==> flow/design.v <==
`timescale 1ns/1ps
module master_ahb(
  input  logic        clk_master,
  input  logic        rst_master,
  input  logic        HREADY,          
  input  logic [31:0] HRDATA,          
  input  logic [31:0] data_top,
  input  logic        write_top,       
  input  logic [3:0]  beat_length,     
  input  logic        enb,             
  input  logic [31:0] addr_top,
  input  logic        wrap_enb,        
  output logic [31:0] HADDR,
  output logic        HWRITE,
  output logic [2:0]  HSIZE,
  output logic [31:0] HWDATA,
  output logic [2:0]  HBURST,
  output logic [1:0]  HTRANS,
  output logic fifo_empty,
  output logic fifo_full
);
  typedef enum logic [2:0] {
    S_IDLE                = 3'b000,
    S_WRITE_ADDR          = 3'b001,
    S_WRITE_DATA          = 3'b010
  } state_t;
  state_t present_state, next_state;
  logic [31:0] addr_internal;
  logic [3:0]  count;         
  logic [3:0]  wr_ptr;
  logic [3:0]  rd_ptr;
  localparam int MEM_DEPTH = 16;
  logic [31:0] mem [0:MEM_DEPTH-1];
  logic next_HWRITE;
  logic [2:0] next_HSIZE;                
  logic [31:0] next_HWDATA;
  logic [2:0] next_HBURST;
  logic [1:0] next_HTRANS;
  logic [4:0] fifo_count;  
  logic push, pop;
  assign push = write_top && (fifo_count < MEM_DEPTH);
  assign pop  = (present_state == S_WRITE_DATA) && HREADY &&
                (HBURST == 3'b011 || HBURST == 3'b000) && (fifo_count > 0);
  assign fifo_empty = (fifo_count == 0);
  assign fifo_full  = (fifo_count >= MEM_DEPTH-1);  
  always_ff @(posedge clk_master or posedge rst_master) begin
    if (rst_master) begin
      wr_ptr        <= 4'd0;
      rd_ptr        <= 4'd0;
      addr_internal <= 32'h0;
      count         <= 4'd0;
      present_state <= S_IDLE;
      HWRITE        <= 1'b0;
      HSIZE         <= 3'b010;
      HWDATA        <= 32'h0;
      HBURST        <= 3'b000;
      HTRANS        <= 2'b00;
      fifo_count    <= 5'd0;
      for (int i = 0; i < MEM_DEPTH; i = i + 1) mem[i] <= 32'h0;
    end else begin
      if (push) begin
        mem[wr_ptr] <= data_top;
        wr_ptr <= wr_ptr + 1'b1;
      end
      if (pop) begin
        rd_ptr <= rd_ptr + 1'b1;
      end
      if (push && !pop)
        fifo_count <= fifo_count + 1'b1;
      else if (pop && !push)
        fifo_count <= fifo_count - 1'b1;
      present_state <= next_state;
      HWRITE <= next_HWRITE;
      HSIZE  <= next_HSIZE;
      HWDATA <= next_HWDATA;
      HBURST <= next_HBURST;
      HTRANS <= next_HTRANS;
      if (present_state == S_IDLE && next_state == S_WRITE_ADDR) begin
        addr_internal <= addr_top;
        count <= 4'd0;
      end
      if (present_state == S_WRITE_DATA && HREADY) begin
        if (HBURST == 3'b011) begin  
          count <= count + 1'b1;
          if (!wrap_enb) begin
            addr_internal <= addr_internal + 32'h4;
          end else begin
            if (addr_internal[3:0] == 4'hC)  
              addr_internal <= addr_internal - 32'hC;  
            else
              addr_internal <= addr_internal + 32'h4;
          end
        end else if (HBURST == 3'b000) begin  
          count <= 4'd0;  
        end
      end
    end
  end
  always_comb begin
    next_state    = present_state;
    next_HWRITE   = 1'b0;
    next_HSIZE    = 3'b010;
    next_HWDATA   = 32'h0;                 
    next_HBURST   = 3'b000;
    next_HTRANS   = 2'b00;
    case (present_state)
      S_IDLE: begin
        if (enb && HREADY && (fifo_count > 0)) begin
          if (beat_length == 1 && !wrap_enb) begin
            next_HWRITE = 1'b1;
            next_HBURST = 3'b000;  
            next_state = S_WRITE_ADDR;
          end else if (beat_length == 4) begin
            next_HWRITE = 1'b1;
            next_HBURST = 3'b011;  
            next_state = S_WRITE_ADDR;
          end
        end
      end
      S_WRITE_ADDR: begin
        next_HWRITE = 1'b1;
        next_HSIZE  = 3'b010;   
        next_HBURST = HBURST;   
        next_HTRANS = 2'b10;    
        next_state = S_WRITE_DATA;
      end
      S_WRITE_DATA: begin
        next_HWRITE = 1'b1;
        next_HSIZE  = 3'b010;
        next_HBURST = HBURST;   
        if (HBURST == 3'b000) begin
          if (fifo_count > 0)
            next_HWDATA = mem[rd_ptr];   
          else
            next_HWDATA = data_top;
          next_HTRANS = 2'b10;
          if (HREADY) next_state = S_IDLE;
        end
        else if (HBURST == 3'b011) begin
          if (fifo_count > 0) begin
            next_HWDATA = mem[rd_ptr];
          end else begin
            next_HWDATA = 32'h0;  
          end
          next_HTRANS = 2'b11;  
          if ((count == 4'd3) && HREADY) next_state = S_IDLE;
        end
      end
      default: next_state = S_IDLE;
    endcase
  end
  assign HADDR = addr_internal;
endmodule
### From RTL to reports: master_ahb

Tool output for the design above, in the order of the flow.
Line numbers count from 1 in the design file above.
Operators carry their Yosys type and port widths (W data, S select, Z words).
Library cell names are shortened.
A cell with -- has no value.

* top: master_ahb
* clock port: clk_master
* standard-cell library: sky130hd
* corner: tt_025C_1v80

### Elaborated design

Source: Yosys, flattened and elaborated. Widths are those after wreduce. Registers that Yosys merges into a memory's read port (data or address) are not register bits. Print and check cells do not count. Equal cells are merged and count once.

* order comparisons: 3
* div/mod/pow operators: 0
* reductions and logical operators: 38
* multiply operators: 0
* $add $sub $neg: 7
* mux-type cells: 36
* bitwise operators: 0
* eq/ne operators: 38
* shifts and indexed selects: 0

Operators by type and width (number)
* $pmux W32 S16: 1
* $mux W32: 10
* $eq A4 B4 Y1 const B: 17
* $eq A4 B3 Y1 const B: 9
* $reduce_and A2 Y1: 16
* $add A32 B3 Y32 const B: 1
* $sub A32 B4 Y32 const B: 1
* $mux W3: 7
* $eq A4 B2 Y1 const B: 5
* $mux W4: 4
* $add A4 B1 Y4 const B: 3
* $eq A4 B1 Y1 const B: 3
* $logic_and A1 B1 Y1: 11
* $mux W5: 2
* $mux W2: 5
* $pmux W3 S3: 1
* $logic_not A4 Y1: 2
* $eq A3 B1 Y1 const B: 2
* $eq A3 B2 Y1 const B: 2
* $logic_not A3 Y1: 2
* $pmux W3 S2: 1
* $add A5 B1 Y5 const B: 1
* $sub A5 B1 Y5 const B: 1
* $gt A5 B1 Y1 const B: 1
* $ge A5 B4 Y1 const B: 1
* $lt A5 B5 Y1 const B: 1
* $logic_not A5 Y1: 1
* $pmux W2 S2: 1

Other operator kinds: 6; their cells: 10.

* RAM bits: 0
* word-level cells: 148
* memory bits (read-only): 0
* memories: 0
* register bits after elaboration: 602
* clocked read ports x word width: 0
* latch bits: 0

### Logic depth

Yosys ltp: most cells in a row. Word level: on the elaborated netlist, between registers, memories and ports. Mapped: between sequential cells and ports; inverters and the memories' decode and read muxes count.

* word-level depth: 12
* ABC_AREA: 1
* gate-level depth with buffers: 13

### Netlist

Yosys stat after the flow's synthesis: flattened, memories mapped to cells. It holds for the ABC_AREA given above (unset counts as 0); a run with the other value may have another netlist.

Cells by type
* dfrtp_1: number 599, area in all 1.5E+04 µm²
* nand2_1: number 1168, area in all 4.38E+03 µm²
* o21ai_0: number 504, area in all 2.52E+03 µm²
* nor2_1: number 361, area in all 1355.05 µm²
* inv_1: number 269, area in all 1.01E+03 µm²
* a21oi_1: number 184, area in all 920.883 µm²
* clkbuf_1: number 124, area in all 465.446 µm²
* nand3_1: number 92, area in all 460.442 µm²
* buf_2: number 56, area in all 280.269 µm²
* a21oi_2: number 29, area in all 253.994 µm²
* o21ai_1: number 42, area in all 210.202 µm²
* buf_4: number 24, area in all 180.173 µm²
* ha_1: number 14, area in all 175.168 µm²
* nand3_2: number 13, area in all 130.125 µm²
* o211ai_1: number 15, area in all 112.608 µm²
* nor2_2: number 16, area in all 100.096 µm²
* nand2_4: number 7, area in all 78.826 µm²
* nor2_4: number 7, area in all 78.826 µm²

Other cell types: 25; their cells: 82.

* flip-flops: 600
* chip area (Yosys): 0.0283509 mm²
* buffers: 211
* cell count: 3606

### Timing after synthesis

OpenSTA on the mapped netlist: ideal clock, no wires. The path of least setup slack (recovery checks aside). Input and output delay are each 20% of the period. Register names are those of the netlist, which keeps one name where synthesis merged equal registers.

* path kind: input -> register
* start: input port HREADY
* end: register fifo_count[4]
* delay of the path: 1.659 ns
* stages: 12
* path slack: 2.341 ns
* launch time at the first pin: 1.000 ns
* data arrival time: 2.534 ns
* clock period: 5.0 ns
* path buffers: 0
* period reached after synthesis: 2.659 ns

"delay of the path" = arrival - input delay + setup time.
"stages" counts driving pins, that of a launching flip-flop among them; a cell with two outputs on the path counts twice.
"period reached after synthesis" = period - worst setup slack (recovery checks aside). The figure is calculated, with input and output delays left at 20% of the set period.
Between the ends stands the longest chain of elaborated cells between them, by number of cells; it is not shown to be the way that was timed. Of several equally long chains one is given.
Each line given opens the expression or statement behind the cell; cells for indexed reads and writes are added by Yosys, which also makes memories of some case tables.
At most two assigning lines are given for a register; there are more.

* path through: nand2_1 > inv_1 > nand2_1 > ha_1 > inv_1 > fa_1 > a21o_1 > a21oi_1 > nand2_1 > nand2_1 > nor2_1 > xor2_1
* length of the longest elaborated chain: 6
* elaborated cells between the ends (all ways): 9
* classes of those cells: mux: 2; reduce/logical: 7

Ends and longest elaborated chain, after synthesis
* start: declaration: RTL line 5 `input  logic        HREADY,`
* $logic_and A1 B1 Y1 x3: RTL line 42 `assign pop  = (present_state == S_WRITE_DATA) && HREADY &&`
* $logic_and A1 B1 Y1: RTL line 70 `else if (pop && !push)`
* $mux W5: RTL line 70
* $mux W5: RTL line 68 `if (push && !pop)`
* end: assignment: RTL line 69 `fifo_count <= fifo_count + 1'b1;`
* end: assignment: RTL line 71 `fifo_count <= fifo_count - 1'b1;`
* end: declaration: RTL line 39 `logic [4:0] fifo_count;`

### Worst path after layout

From the final timing report of run 1: the path of least setup slack in the routed layout; clock arrival at registers is part of the times.

* path kind: register -> register
* start: register rd_ptr[0]
* end: register HWDATA[11]
* stages: 13
* path slack: 0.04 ns
* path buffers: 1
* clock period: 2.93 ns
* launch time at the first pin: 0.68 ns
* data arrival time: 3.43 ns

Between the ends stands the longest chain of elaborated cells between them, by number of cells; it is not shown to be the way that was timed. Of several equally long chains one is given.

* path through: dfrtp_1 > inv_1 > ha_1 > inv_1 > nor2_4 > nor2_1 > nand2_1 > nor2_2 > buf_4 > nand3_1 > nand2_1 > nand2_1 > a21oi_2
* length of the longest elaborated chain: 6
* elaborated cells between the ends (all ways): 22
* classes of those cells: eq/ne: 15; mux: 6; reduce/logical: 1

Ends and longest elaborated chain, after layout
* start: declaration: RTL line 31 `logic [3:0]  rd_ptr;`
* start: assignment: RTL line 49 `rd_ptr        <= 4'd0;`
* start: assignment: RTL line 66 `rd_ptr <= rd_ptr + 1'b1;`
* $eq A4 B4 Y1: RTL line 141 `next_HWDATA = mem[rd_ptr];`
* $pmux W32 S16: RTL line 141
* $mux W32: RTL line 140 `if (fifo_count > 0) begin`
* $mux W32: RTL line 139 `else if (HBURST == 3'b011) begin`
* $mux W32: RTL line 131 `if (HBURST == 3'b000) begin`
* $mux W32: RTL line 106 `case (present_state)`
* end: assignment: RTL line 55 `HWDATA        <= 32'h0;`
* end: assignment: RTL line 75 `HWDATA <= next_HWDATA;`
* end: declaration: RTL line 16 `output logic [31:0] HWDATA,`

Add stored flow runs of master_ahb

Design master_ahb on sky130hd. What follows are 3 stored runs of the flow, each under its own settings; their order means nothing. The constraints put input and output delay at 20% of the set period each and load the outputs with 0.01 pF.
"achieved period" means the clock period less the worst setup slack. The figure is calculated, with input and output delays left at 20% of the set period.
By "critical path time" is meant the share of the clock period that the worst setup path is allowed (20% is reserved at inputs, 20% at outputs), minus its slack. Clock arrival times at its registers enter into it.
By "overall power" is meant OpenSTA's value without simulated activity: inputs other than the clock are taken to toggle once in ten clock periods, and the tool carries that through the logic.

### Run 1

==> flow/run.sh <==
#!/bin/bash
# the make line also repeats the synthesis and layout settings of config.mk as NAME=value (left out here)
make -C /OpenROAD-flow-scripts/flow DESIGN_CONFIG=/design/flow/config.mk WORK_HOME=/design/flow/orfs CLKGATE_MAP_FILE= finish
==> flow/config.mk <==
export PLATFORM = sky130hd
export DESIGN_NAME = master_ahb
export DESIGN_NICKNAME = master_ahb
export VERILOG_FILES = /design/flow/design.v
export SDC_FILE = /design/flow/constraint.sdc
export NUM_CORES = 4
export LEC_CHECK = 0
export ABC_AREA = 1
export CAP_MARGIN = 30
export CELL_PAD_IN_SITES_DETAIL_PLACEMENT = 2
export CELL_PAD_IN_SITES_GLOBAL_PLACEMENT = 3
export CORE_MARGIN = 5
export CORE_UTILIZATION = 20
export GPL_TIMING_DRIVEN = 0
export HOLD_SLACK_MARGIN = 0.29
export MAX_ROUTING_LAYER = met4
export PLACE_DENSITY_LB_ADDON = 0.17
export SETUP_SLACK_MARGIN = 0.06
export SLEW_MARGIN = 10
export TNS_END_PERCENT = 85
==> flow/constraint.sdc <==
create_clock -name core_clock -period 2.93 [get_ports {clk_master}]
set_input_delay 0.5860 -clock core_clock [delete_from_list [all_inputs] [get_ports {clk_master}]]
set_output_delay 0.5860 -clock core_clock [all_outputs]
set_load 0.01 [all_outputs]

Results of run 1:
- Die area: 0.149386 mm²
- Overall power: 37.636 mW
- Worst setup slack after layout: 0.036 ns
- Standard-cell area of the final layout: 0.0359745 mm²
- Chip area after synthesis (Yosys): 0.0283509 mm²
- Critical path time: 2.89 ns
- Class of the worst setup path: register -> register
- Achieved period: 2.894 ns

### Run 2

==> flow/run.sh <==
#!/bin/bash
# the make line also repeats the synthesis and layout settings of config.mk as NAME=value (left out here)
make -C /OpenROAD-flow-scripts/flow DESIGN_CONFIG=/design/flow/config.mk WORK_HOME=/design/flow/orfs CLKGATE_MAP_FILE= finish
==> flow/config.mk <==
export PLATFORM = sky130hd
export DESIGN_NAME = master_ahb
export DESIGN_NICKNAME = master_ahb
export VERILOG_FILES = /design/flow/design.v
export SDC_FILE = /design/flow/constraint.sdc
export NUM_CORES = 4
export LEC_CHECK = 0
export ABC_AREA = 1
export CAP_MARGIN = 40
export CELL_PAD_IN_SITES_GLOBAL_PLACEMENT = 3
export CORE_MARGIN = 4
export CORE_UTILIZATION = 52
export CTS_CLUSTER_SIZE = 86
export GPL_ROUTABILITY_DRIVEN = 0
export GPL_TIMING_DRIVEN = 0
export HOLD_SLACK_MARGIN = 0.02
export MIN_ROUTING_LAYER = met2
export PLACE_DENSITY_LB_ADDON = 0.14
export SETUP_SLACK_MARGIN = 0.64
export SLEW_MARGIN = 20
export TNS_END_PERCENT = 70
==> flow/constraint.sdc <==
create_clock -name core_clock -period 3.79 [get_ports {clk_master}]
set_input_delay 0.7580 -clock core_clock [delete_from_list [all_inputs] [get_ports {clk_master}]]
set_output_delay 0.7580 -clock core_clock [all_outputs]
set_load 0.01 [all_outputs]

Outcome of run 2: unfinished; error FLW-0024 in placement

### Run 3

==> flow/run.sh <==
#!/bin/bash
# the make line also repeats the synthesis and layout settings of config.mk as NAME=value (left out here)
make -C /OpenROAD-flow-scripts/flow DESIGN_CONFIG=/design/flow/config.mk WORK_HOME=/design/flow/orfs CLKGATE_MAP_FILE= finish
==> flow/config.mk <==
export PLATFORM = sky130hd
export DESIGN_NAME = master_ahb
export DESIGN_NICKNAME = master_ahb
export VERILOG_FILES = /design/flow/design.v
export SDC_FILE = /design/flow/constraint.sdc
export NUM_CORES = 4
export LEC_CHECK = 0
export ABC_AREA = 1
export CAP_MARGIN = 20
export CELL_PAD_IN_SITES_GLOBAL_PLACEMENT = 3
export CORE_MARGIN = 5
export CORE_UTILIZATION = 40
export CTS_CLUSTER_SIZE = 86
export GPL_ROUTABILITY_DRIVEN = 1
export GPL_TIMING_DRIVEN = 0
export HOLD_SLACK_MARGIN = 0.02
export MIN_ROUTING_LAYER = met2
export PLACE_DENSITY_LB_ADDON = 0.14
export SETUP_SLACK_MARGIN = 0.64
export SLEW_MARGIN = 20
export TNS_END_PERCENT = 85
==> flow/constraint.sdc <==
create_clock -name core_clock -period 3.79 [get_ports {clk_master}]
set_input_delay 0.7580 -clock core_clock [delete_from_list [all_inputs] [get_ports {clk_master}]]
set_output_delay 0.7580 -clock core_clock [all_outputs]
set_load 0.01 [all_outputs]

Results of run 3:
- Die area: 0.076303 mm²
- Overall power: 28.566 mW
- Worst setup slack after layout: 0.553 ns
- Standard-cell area of the final layout: 0.0340914 mm²
- Chip area after synthesis (Yosys): 0.0283509 mm²
- Critical path time: 3.24 ns
- Class of the worst setup path: register -> register
- Achieved period: 3.237 ns
